==> flow/design.v <==
`timescale 1ns / 1ps
module gain_core #(
    parameter integer DWIDTH = 16,  
    parameter integer GWIDTH = 16,  
    parameter integer FBITS  = 12   
)(
    input  wire                     clk,
    input  wire                     rst_n,      
    input  wire                     ce,         
    input  wire                     en,         
    input  wire signed [DWIDTH-1:0] data_i,     
    input  wire signed [GWIDTH-1:0] data_gain,  
    output reg  signed [DWIDTH-1:0] data_o      
);
    wire signed [DWIDTH+GWIDTH-1:0] mult_raw;
    wire signed [DWIDTH+GWIDTH-1:0] mult_rounded;
    wire signed [DWIDTH+GWIDTH-1-FBITS:0] mult_scaled;
    localparam signed [DWIDTH-1:0] MAX_VAL = {1'b0, {(DWIDTH-1){1'b1}}};  
    localparam signed [DWIDTH-1:0] MIN_VAL = {1'b1, {(DWIDTH-1){1'b0}}};  
    assign mult_raw = data_i * data_gain;
    assign mult_rounded = mult_raw + (1 << (FBITS-1));
    assign mult_scaled = mult_rounded >>> FBITS;
    always @(posedge clk) begin
        if (!rst_n) begin
            data_o <= 0;
        end else if (ce) begin
            if (!en) begin
                data_o <= data_i;
            end else begin
                if (mult_scaled > MAX_VAL) begin
                    data_o <= MAX_VAL;
                end else if (mult_scaled < MIN_VAL) begin
                    data_o <= MIN_VAL;
                end else begin
                    data_o <= mult_scaled[DWIDTH-1:0];
                end
            end
        end
    end
endmodule
`timescale 1ns / 1ps
module axis_gain_wrapper #(
    parameter integer C_S_AXI_DATA_WIDTH = 32,
    parameter integer C_S_AXI_ADDR_WIDTH = 4,
    parameter integer AUDIO_WIDTH        = 16,
    parameter integer GAIN_FBITS         = 12
)(
    input  wire aclk,
    input  wire aresetn,
    input  wire [31:0] s_axis_tdata,
    input  wire        s_axis_tlast,
    input  wire        s_axis_tvalid,
    output wire        s_axis_tready,
    output wire [31:0] m_axis_tdata,
    output wire        m_axis_tlast,
    output wire        m_axis_tvalid,
    input  wire        m_axis_tready,
    input  wire [C_S_AXI_ADDR_WIDTH-1:0] s_axi_awaddr,
    input  wire                          s_axi_awvalid,
    output reg                           s_axi_awready,
    input  wire [C_S_AXI_DATA_WIDTH-1:0] s_axi_wdata,
    input  wire [3:0]                    s_axi_wstrb,
    input  wire                          s_axi_wvalid,
    output reg                           s_axi_wready,
    output reg  [1:0]                    s_axi_bresp,
    output reg                           s_axi_bvalid,
    input  wire                          s_axi_bready,
    input  wire [C_S_AXI_ADDR_WIDTH-1:0] s_axi_araddr,
    input  wire                          s_axi_arvalid,
    output reg                           s_axi_arready,
    output reg  [C_S_AXI_DATA_WIDTH-1:0] s_axi_rdata,
    output reg  [1:0]                    s_axi_rresp,
    output reg                           s_axi_rvalid,
    input  wire                          s_axi_rready
);
    reg [31:0] reg_control;
    reg [31:0] reg_gain_l;
    reg [31:0] reg_gain_r;
    wire [1:0] addr_w = s_axi_awaddr[3:2];
    wire [1:0] addr_r = s_axi_araddr[3:2];
    always @(posedge aclk) begin
        if (!aresetn) begin
            s_axi_awready <= 1'b0;
            s_axi_wready  <= 1'b0;
            s_axi_bvalid  <= 1'b0;
            s_axi_bresp   <= 2'b00;
            reg_control <= 32'b0;
            reg_gain_l  <= 32'h0000_1000;  
            reg_gain_r  <= 32'h0000_1000;
        end else begin
            if (!s_axi_awready && s_axi_awvalid && s_axi_wvalid) begin
                s_axi_awready <= 1'b1;
                s_axi_wready  <= 1'b1;
                case (addr_w)
                    2'h0: reg_control <= s_axi_wdata;
                    2'h1: reg_gain_l  <= s_axi_wdata;
                    2'h2: reg_gain_r  <= s_axi_wdata;
                    default: ;
                endcase
            end else begin
                s_axi_awready <= 1'b0;
                s_axi_wready  <= 1'b0;
            end
            if (s_axi_awready && !s_axi_bvalid) begin
                s_axi_bvalid <= 1'b1;
                s_axi_bresp  <= 2'b00;
            end else if (s_axi_bready) begin
                s_axi_bvalid <= 1'b0;
            end
        end
    end
    always @(posedge aclk) begin
        if (!aresetn) begin
            s_axi_arready <= 1'b0;
            s_axi_rvalid  <= 1'b0;
            s_axi_rdata   <= 32'b0;
            s_axi_rresp   <= 2'b00;
        end else begin
            if (!s_axi_arready && s_axi_arvalid) begin
                s_axi_arready <= 1'b1;
                s_axi_rvalid  <= 1'b1;
                case (addr_r)
                    2'h0: s_axi_rdata <= reg_control;
                    2'h1: s_axi_rdata <= reg_gain_l;
                    2'h2: s_axi_rdata <= reg_gain_r;
                    default: s_axi_rdata <= 32'b0;
                endcase
            end else begin
                s_axi_arready <= 1'b0;
                if (s_axi_rvalid && s_axi_rready)
                    s_axi_rvalid <= 1'b0;
            end
        end
    end
    reg valid_d;
    reg last_d;
    wire stream_ready = m_axis_tready || !valid_d;
    assign s_axis_tready = stream_ready;
    assign m_axis_tvalid = valid_d;
    assign m_axis_tlast  = last_d;
    wire core_ce     = stream_ready;
    wire gain_enable = reg_control[0];
    gain_core #(
        .DWIDTH(AUDIO_WIDTH),
        .GWIDTH(16),
        .FBITS (GAIN_FBITS)
    ) u_gain_l (
        .clk       (aclk),
        .rst_n     (aresetn),
        .ce        (core_ce),
        .en        (gain_enable),
        .data_i    (s_axis_tdata[15:0]),
        .data_gain (reg_gain_l[15:0]),
        .data_o    (m_axis_tdata[15:0])
    );
    gain_core #(
        .DWIDTH(AUDIO_WIDTH),
        .GWIDTH(16),
        .FBITS (GAIN_FBITS)
    ) u_gain_r (
        .clk       (aclk),
        .rst_n     (aresetn),
        .ce        (core_ce),
        .en        (gain_enable),
        .data_i    (s_axis_tdata[31:16]),
        .data_gain (reg_gain_r[15:0]),
        .data_o    (m_axis_tdata[31:16])
    );
    always @(posedge aclk) begin
        if (!aresetn) begin
            valid_d <= 1'b0;
            last_d  <= 1'b0;
        end else if (stream_ready) begin
            valid_d <= s_axis_tvalid;
            last_d  <= s_axis_tlast;
        end
    end
endmodule
-- Reports on axis_gain_wrapper
What the tools print for axis_gain_wrapper, step after step.
Line numbers count from 1 in the design file above.
Operators: Yosys type, input widths -> output width; for muxes data width and select width s.
The mark n/a stands for no value.
- design top: axis_gain_wrapper
- clock input: aclk
- library: sky130hd
- library corner: tt_025C_1v80

-- Elaborated design
Source: Yosys, flattened and elaborated, memories not mapped. Widths are those after wreduce. Registers that Yosys merges into a memory's read port (data or address) are not register bits. Print and check cells do not count. Equal cells are merged and count once.
- output and inout port bits at 76
- memories kept: 0
- clocked read ports x word width at 0
- noted bits in latches: 0
- bits of input ports at 86
- bits in read-only memories at 0
- word-level cells at 54
- noted RAM bits: 0
- noted flip-flop bits (word level): 166
- noted mux-type cells: 13
- bitwise gates (word level) at 0
- multipliers: 2
- eq/ne operators: 4
- div/mod/pow operators at 0
- noted $lt $le $gt $ge: 4
- shift operators at 0
- reduce/logical cells at 17
- $add $sub $neg: 2
- operators with widths (kind ; number):
    $mul 16x16->32 ; 2
    $pmux 32 s3 ; 1
    $mux 16 ; 6
    $add 32x13->32 const B ; 2
    $gt 20x16->1 const B ; 2
    $lt 20x16->1 const B ; 2
    $reduce_and 2->1 ; 3
    $mux 1 ; 6
    $logic_and 1x1->1 ; 5
    $logic_not 1->1 ; 4
    $eq 2x1->1 const B ; 2
    $eq 2x2->1 const B ; 2
    $logic_not 2->1 ; 2
    $reduce_bool 2->1 ; 2
    $logic_or 1x1->1 ; 1

-- Depth
Longest topological path by Yosys (ltp), each cell counted once; first at word level (registers and memories cut), then after technology mapping (sequential cells cut; the memories' decode and read muxes count).
- depth after elaboration at 6
- noted ABC_AREA: 0
- noted gate-level depth with buffers: 27
- depth with buffers taken out: 23

-- After synthesis
Yosys stat after the flow's synthesis: flattened, memories mapped to cells. It holds for the ABC_AREA given above (unset counts as 0); a run with the other value may have another netlist.
- noted buffers: 166
- mapped flip-flops at 166
- noted sequential area: 0.0033232 mm2
- synthesis area: 0.0261138 mm2
- standard cells after synthesis at 3002
- cells by type (cell type ; number ; area in all (um2)):
    sky130_fd_sc_hd__fa_1 ; 524 ; 1.05E+04
    sky130_fd_sc_hd__dfxtp_1 ; 166 ; 3.32E+03
    sky130_fd_sc_hd__inv_1 ; 581 ; 2.18E+03
    sky130_fd_sc_hd__ha_1 ; 154 ; 1.93E+03
    sky130_fd_sc_hd__nand2_1 ; 490 ; 1.84E+03
    sky130_fd_sc_hd__and2_1 ; 237 ; 1.48E+03
    sky130_fd_sc_hd__a21oi_1 ; 188 ; 940.902
    sky130_fd_sc_hd__clkbuf_1 ; 149 ; 559.286
    sky130_fd_sc_hd__nor2_1 ; 118 ; 442.925
    sky130_fd_sc_hd__xnor2_1 ; 43 ; 376.611
    sky130_fd_sc_hd__mux2i_1 ; 34 ; 340.326
    sky130_fd_sc_hd__a211oi_1 ; 39 ; 292.781
    sky130_fd_sc_hd__o21ai_0 ; 52 ; 260.25
    sky130_fd_sc_hd__a21o_1 ; 24 ; 180.173
    sky130_fd_sc_hd__xor2_1 ; 19 ; 166.41
    sky130_fd_sc_hd__o21a_1 ; 17 ; 127.622
    sky130_fd_sc_hd__o21ai_1 ; 21 ; 105.101
    sky130_fd_sc_hd__nand2b_1 ; 14 ; 87.584
Not listed: further types 46, cells in them 132.
The figures by module come from a second, unflattened synthesis with its own total; it is not the netlist above.
- cell total of the unflattened synthesis: 2946
- area total of the unflattened synthesis: 0.0272036 mm2
Each row is one instance without its submodules.
- modules (module ; area (mm2) ; sequential area (mm2) ; times used ; cells):
    gain_core ; 0.010734 ; 0.0003203 ; 2 ; 1192
    axis_gain_wrapper ; 0.0057355 ; 0.0026826 ; 1 ; 562

-- Path before layout
Path of least setup slack by OpenSTA after synthesis, without wires, with an ideal clock, recovery checks aside; 20% of the period is set as input and as output delay. Where synthesis merged equal registers, the netlist keeps one of their names.
- path type: input -> register
- start point: in s_axis_tdata[15]
- end point: reg u_gain_l.data_o[2]
- input delay at 1.600 ns
- clock period at 8.0 ns
- stages on the path at 26
- noted library setup time: 0.123 ns
- time at the first pin: 1.600 ns
- noted path delay: 6.390 ns
- arrival time at 7.867 ns
- buffers on the path at 3
- slack at 0.011 ns
- required time: 7.877 ns
- noted synthesis period reached: 7.989 ns
"path delay" is the arrival time less input delay plus setup time.
"stages on the path": output pins that drive a net of the path, with the launching flip-flop's if there is one; two outputs of one cell count as two.
"synthesis period reached" is the clock period less the worst setup slack; recovery checks do not enter. This is arithmetic on one report: input and output delays are still those of the set period (20% each).
Between the ends stands the longest chain of elaborated cells between them, by number of cells; it is not shown to be the way that was timed. Of several equally long chains one is given.
A line is the first line of the expression or statement that the cell stems from. Yosys adds cells for indexed reads and writes and turns some case tables into memories.
At most two assigning lines are given for a register; there are more.
- path through: sky130_fd_sc_hd__clkbuf_1 sky130_fd_sc_hd__clkbuf_1 sky130_fd_sc_hd__nand2_1 sky130_fd_sc_hd__fa_1 sky130_fd_sc_hd__inv_1 sky130_fd_sc_hd__fa_1 sky130_fd_sc_hd__inv_1 sky130_fd_sc_hd__fa_1 sky130_fd_sc_hd__inv_1 sky130_fd_sc_hd__fa_1 sky130_fd_sc_hd__inv_1 sky130_fd_sc_hd__fa_1 sky130_fd_sc_hd__inv_1 sky130_fd_sc_hd__fa_1 sky130_fd_sc_hd__ha_1 sky130_fd_sc_hd__nand4_1 sky130_fd_sc_hd__or2_2 sky130_fd_sc_hd__nor2_1 sky130_fd_sc_hd__o211ai_1 sky130_fd_sc_hd__nand2_1 sky130_fd_sc_hd__nor2_1 sky130_fd_sc_hd__xnor2_1 sky130_fd_sc_hd__o31ai_1 sky130_fd_sc_hd__buf_2 sky130_fd_sc_hd__o21a_1 sky130_fd_sc_hd__o21ai_0
- noted length of the longest elaborated chain: 6
- elaborated cells on any way between the ends: 7
- source lines of those cells: 5
- those cells by class: 1 x add/sub; 1 x mul; 2 x compare; 3 x mux
- ends and longest elaborated chain, after synthesis (what ; line ; RTL):
    from (decl) ; 50 ; input  wire [31:0] s_axis_tdata,
    $mul 16x16->32 ; 20 ; assign mult_raw = data_i * data_gain;
    $add 32x13->32 ; 21 ; assign mult_rounded = mult_raw + (1 << (FBITS-1));
    $lt 20x16->1 ; 32 ; end else if (mult_scaled < MIN_VAL) begin
    $mux 16 ; 32 ;
    $mux 16 ; 30 ; if (mult_scaled > MAX_VAL) begin
    $mux 16 ; 27 ; if (!en) begin
    to (assign) ; 28 ; data_o <= data_i;
    to (assign) ; 35 ; data_o <= mult_scaled[DWIDTH-1:0];
    to (decl) ; 13 ; output reg  signed [DWIDTH-1:0] data_o

-- Timing after layout
From the final timing report of stored run 2: the path of least setup slack in the routed layout; clock arrival at registers is part of the times.
- path type: input -> register
- start point: in s_axis_tdata[6]
- end point: reg u_gain_l.data_o[4]
- required time: 8.20 ns
- stages on the path at 25
- time at the first pin: 1.56 ns
- input delay at 1.56 ns
- clock period at 7.82 ns
- noted library setup time: 0.10 ns
- arrival time at 7.68 ns
- slack at 0.52 ns
- buffers on the path at 6
Between the ends stands the longest chain of elaborated cells between them, by number of cells; it is not shown to be the way that was timed. Of several equally long chains one is given.
At most two assigning lines are given for a register; there are more.
- path through: sky130_fd_sc_hd__buf_6 sky130_fd_sc_hd__buf_8 sky130_fd_sc_hd__buf_6 sky130_fd_sc_hd__and2_4 sky130_fd_sc_hd__fa_1 sky130_fd_sc_hd__fa_1 sky130_fd_sc_hd__fa_1 sky130_fd_sc_hd__fa_1 sky130_fd_sc_hd__fa_1 sky130_fd_sc_hd__inv_1 sky130_fd_sc_hd__fa_1 sky130_fd_sc_hd__inv_2 sky130_fd_sc_hd__ha_4 sky130_fd_sc_hd__buf_4 sky130_fd_sc_hd__nand4_1 sky130_fd_sc_hd__or4_1 sky130_fd_sc_hd__o22ai_1 sky130_fd_sc_hd__buf_4 sky130_fd_sc_hd__o21ai_2 sky130_fd_sc_hd__xor2_1 sky130_fd_sc_hd__inv_2 sky130_fd_sc_hd__o31ai_4 sky130_fd_sc_hd__buf_6 sky130_fd_sc_hd__o21a_1 sky130_fd_sc_hd__o21ai_1
- noted length of the longest elaborated chain: 6
- elaborated cells on any way between the ends: 7
- source lines of those cells: 5
- those cells by class: 1 x add/sub; 1 x mul; 2 x compare; 3 x mux
- ends and longest elaborated chain, after layout (what ; line ; RTL):
    from (decl) ; 50 ; input  wire [31:0] s_axis_tdata,
    $mul 16x16->32 ; 20 ; assign mult_raw = data_i * data_gain;
    $add 32x13->32 ; 21 ; assign mult_rounded = mult_raw + (1 << (FBITS-1));
    $lt 20x16->1 ; 32 ; end else if (mult_scaled < MIN_VAL) begin
    $mux 16 ; 32 ;
    $mux 16 ; 30 ; if (mult_scaled > MAX_VAL) begin
    $mux 16 ; 27 ; if (!en) begin
    to (assign) ; 28 ; data_o <= data_i;
    to (assign) ; 35 ; data_o <= mult_scaled[DWIDTH-1:0];
    to (decl) ; 13 ; output reg  signed [DWIDTH-1:0] data_o

Module axis_gain_wrapper, platform sky130hd: 6 stored runs of the flow (Yosys, OpenROAD) with differing settings, in no particular order. Input and output delays are each 20% of the period that was set; the output load is 0.01 pF.
"clock period reached" = clock period - worst setup slack. The figure is calculated, with input and output delays left at 20% of the set period.
By "critical setup path time" is meant the share of the clock period that the worst setup path is allowed (20% is reserved at inputs, 20% at outputs), minus its slack. Clock arrival times at its registers enter into it.
"total power of the final layout" is the tool's figure for a default switching activity; nothing was simulated.

Stored run 1
Settings were CAP_MARGIN = 0; CELL_PAD_IN_SITES_DETAIL_PLACEMENT = 2; CORE_ASPECT_RATIO = 1.51; CORE_UTILIZATION = 46; CTS_CLUSTER_DIAMETER = 167; PLACE_DENSITY = 0.77; SETUP_SLACK_MARGIN = -0.73; SLEW_MARGIN = 10; TNS_END_PERCENT = 95; period_ns = 8.14; CORE_MARGIN = 2
- unfinished; error DPL-0033 in clock tree synthesis

Stored run 2
Settings were SETUP_SLACK_MARGIN = 1.48; period_ns = 7.82; CAP_MARGIN = 20; CORE_MARGIN = 2; CORE_UTILIZATION = 40; SLEW_MARGIN = 20
- total power of the final layout: 3.706 mW
- post-route worst hold slack at 0.447 ns
- post-synthesis cell area: 0.0261138 mm2
- noted the die size: 0.0673454 mm2
- clock period reached at 7.297 ns
- smallest setup slack: 0.523 ns
- noted the standard-cell area after routing: 0.0328728 mm2
- total negative setup slack at 0.000 ns
- post-layout utilization: 51.0 %
- critical setup path time: 5.73 ns
- class of the worst setup path: input -> register

Stored run 3
Settings were CELL_PAD_IN_SITES_DETAIL_PLACEMENT = 1; CORE_UTILIZATION = 70; CTS_CLUSTER_SIZE = 85; GPL_TIMING_DRIVEN = 0; HOLD_SLACK_MARGIN = -0.05; PLACE_DENSITY_LB_ADDON = 0.12; period_ns = 5.58; CAP_MARGIN = 20; CORE_MARGIN = 2; SLEW_MARGIN = 20
- unfinished; error DPL-0033 in placement

Stored run 4
Settings were CELL_PAD_IN_SITES_GLOBAL_PLACEMENT = 1; CORE_ASPECT_RATIO = 0.59; CORE_UTILIZATION = 21; CTS_CLUSTER_DIAMETER = 149; CTS_CLUSTER_SIZE = 57; GPL_ROUTABILITY_DRIVEN = 1; GPL_TIMING_DRIVEN = 0; HOLD_SLACK_MARGIN = 0.1; SETUP_SLACK_MARGIN = 1.36; TNS_END_PERCENT = 20; period_ns = 8.0; CAP_MARGIN = 20; CORE_MARGIN = 2; SLEW_MARGIN = 20
- total power of the final layout: 3.452 mW
- post-route worst hold slack at 0.447 ns
- post-synthesis cell area: 0.0261138 mm2
- noted the die size: 0.127287 mm2
- clock period reached at 7.553 ns
- smallest setup slack: 0.447 ns
- noted the standard-cell area after routing: 0.0321446 mm2
- total negative setup slack at 0.000 ns
- post-layout utilization: 26.0 %
- critical setup path time: 5.95 ns
- class of the worst setup path: input -> register

Stored run 5
Settings were CELL_PAD_IN_SITES_GLOBAL_PLACEMENT = 1; CORE_ASPECT_RATIO = 0.59; CORE_UTILIZATION = 21; CTS_CLUSTER_DIAMETER = 149; CTS_CLUSTER_SIZE = 57; GPL_ROUTABILITY_DRIVEN = 1; GPL_TIMING_DRIVEN = 0; HOLD_SLACK_MARGIN = 0.1; MAX_ROUTING_LAYER = met4; SETUP_SLACK_MARGIN = 1.36; TNS_END_PERCENT = 20; period_ns = 8.0; CAP_MARGIN = 20; CORE_MARGIN = 2; SLEW_MARGIN = 20
- total power of the final layout: 3.426 mW
- post-route worst hold slack at 0.449 ns
- post-synthesis cell area: 0.0261138 mm2
- noted the die size: 0.127287 mm2
- clock period reached at 7.475 ns
- smallest setup slack: 0.525 ns
- noted the standard-cell area after routing: 0.0319206 mm2
- total negative setup slack at 0.000 ns
- post-layout utilization: 25.8 %
- critical setup path time: 5.87 ns
- class of the worst setup path: input -> register

Stored run 6
Settings were CELL_PAD_IN_SITES_GLOBAL_PLACEMENT = 1; CORE_ASPECT_RATIO = 0.59; CORE_UTILIZATION = 38; CTS_CLUSTER_DIAMETER = 149; CTS_CLUSTER_SIZE = 57; GPL_ROUTABILITY_DRIVEN = 0; GPL_TIMING_DRIVEN = 0; HOLD_SLACK_MARGIN = 0.1; TNS_END_PERCENT = 20; period_ns = 8.0; CAP_MARGIN = 20; CORE_MARGIN = 2; SLEW_MARGIN = 20
- total power of the final layout: 3.311 mW
- post-route worst hold slack at 0.447 ns
- post-synthesis cell area: 0.0261138 mm2
- noted the die size: 0.0709077 mm2
- clock period reached at 7.823 ns
- smallest setup slack: 0.177 ns
- noted the standard-cell area after routing: 0.0300075 mm2
- total negative setup slack at 0.000 ns
- post-layout utilization: 44.3 %
- critical setup path time: 6.22 ns
- class of the worst setup path: input -> register
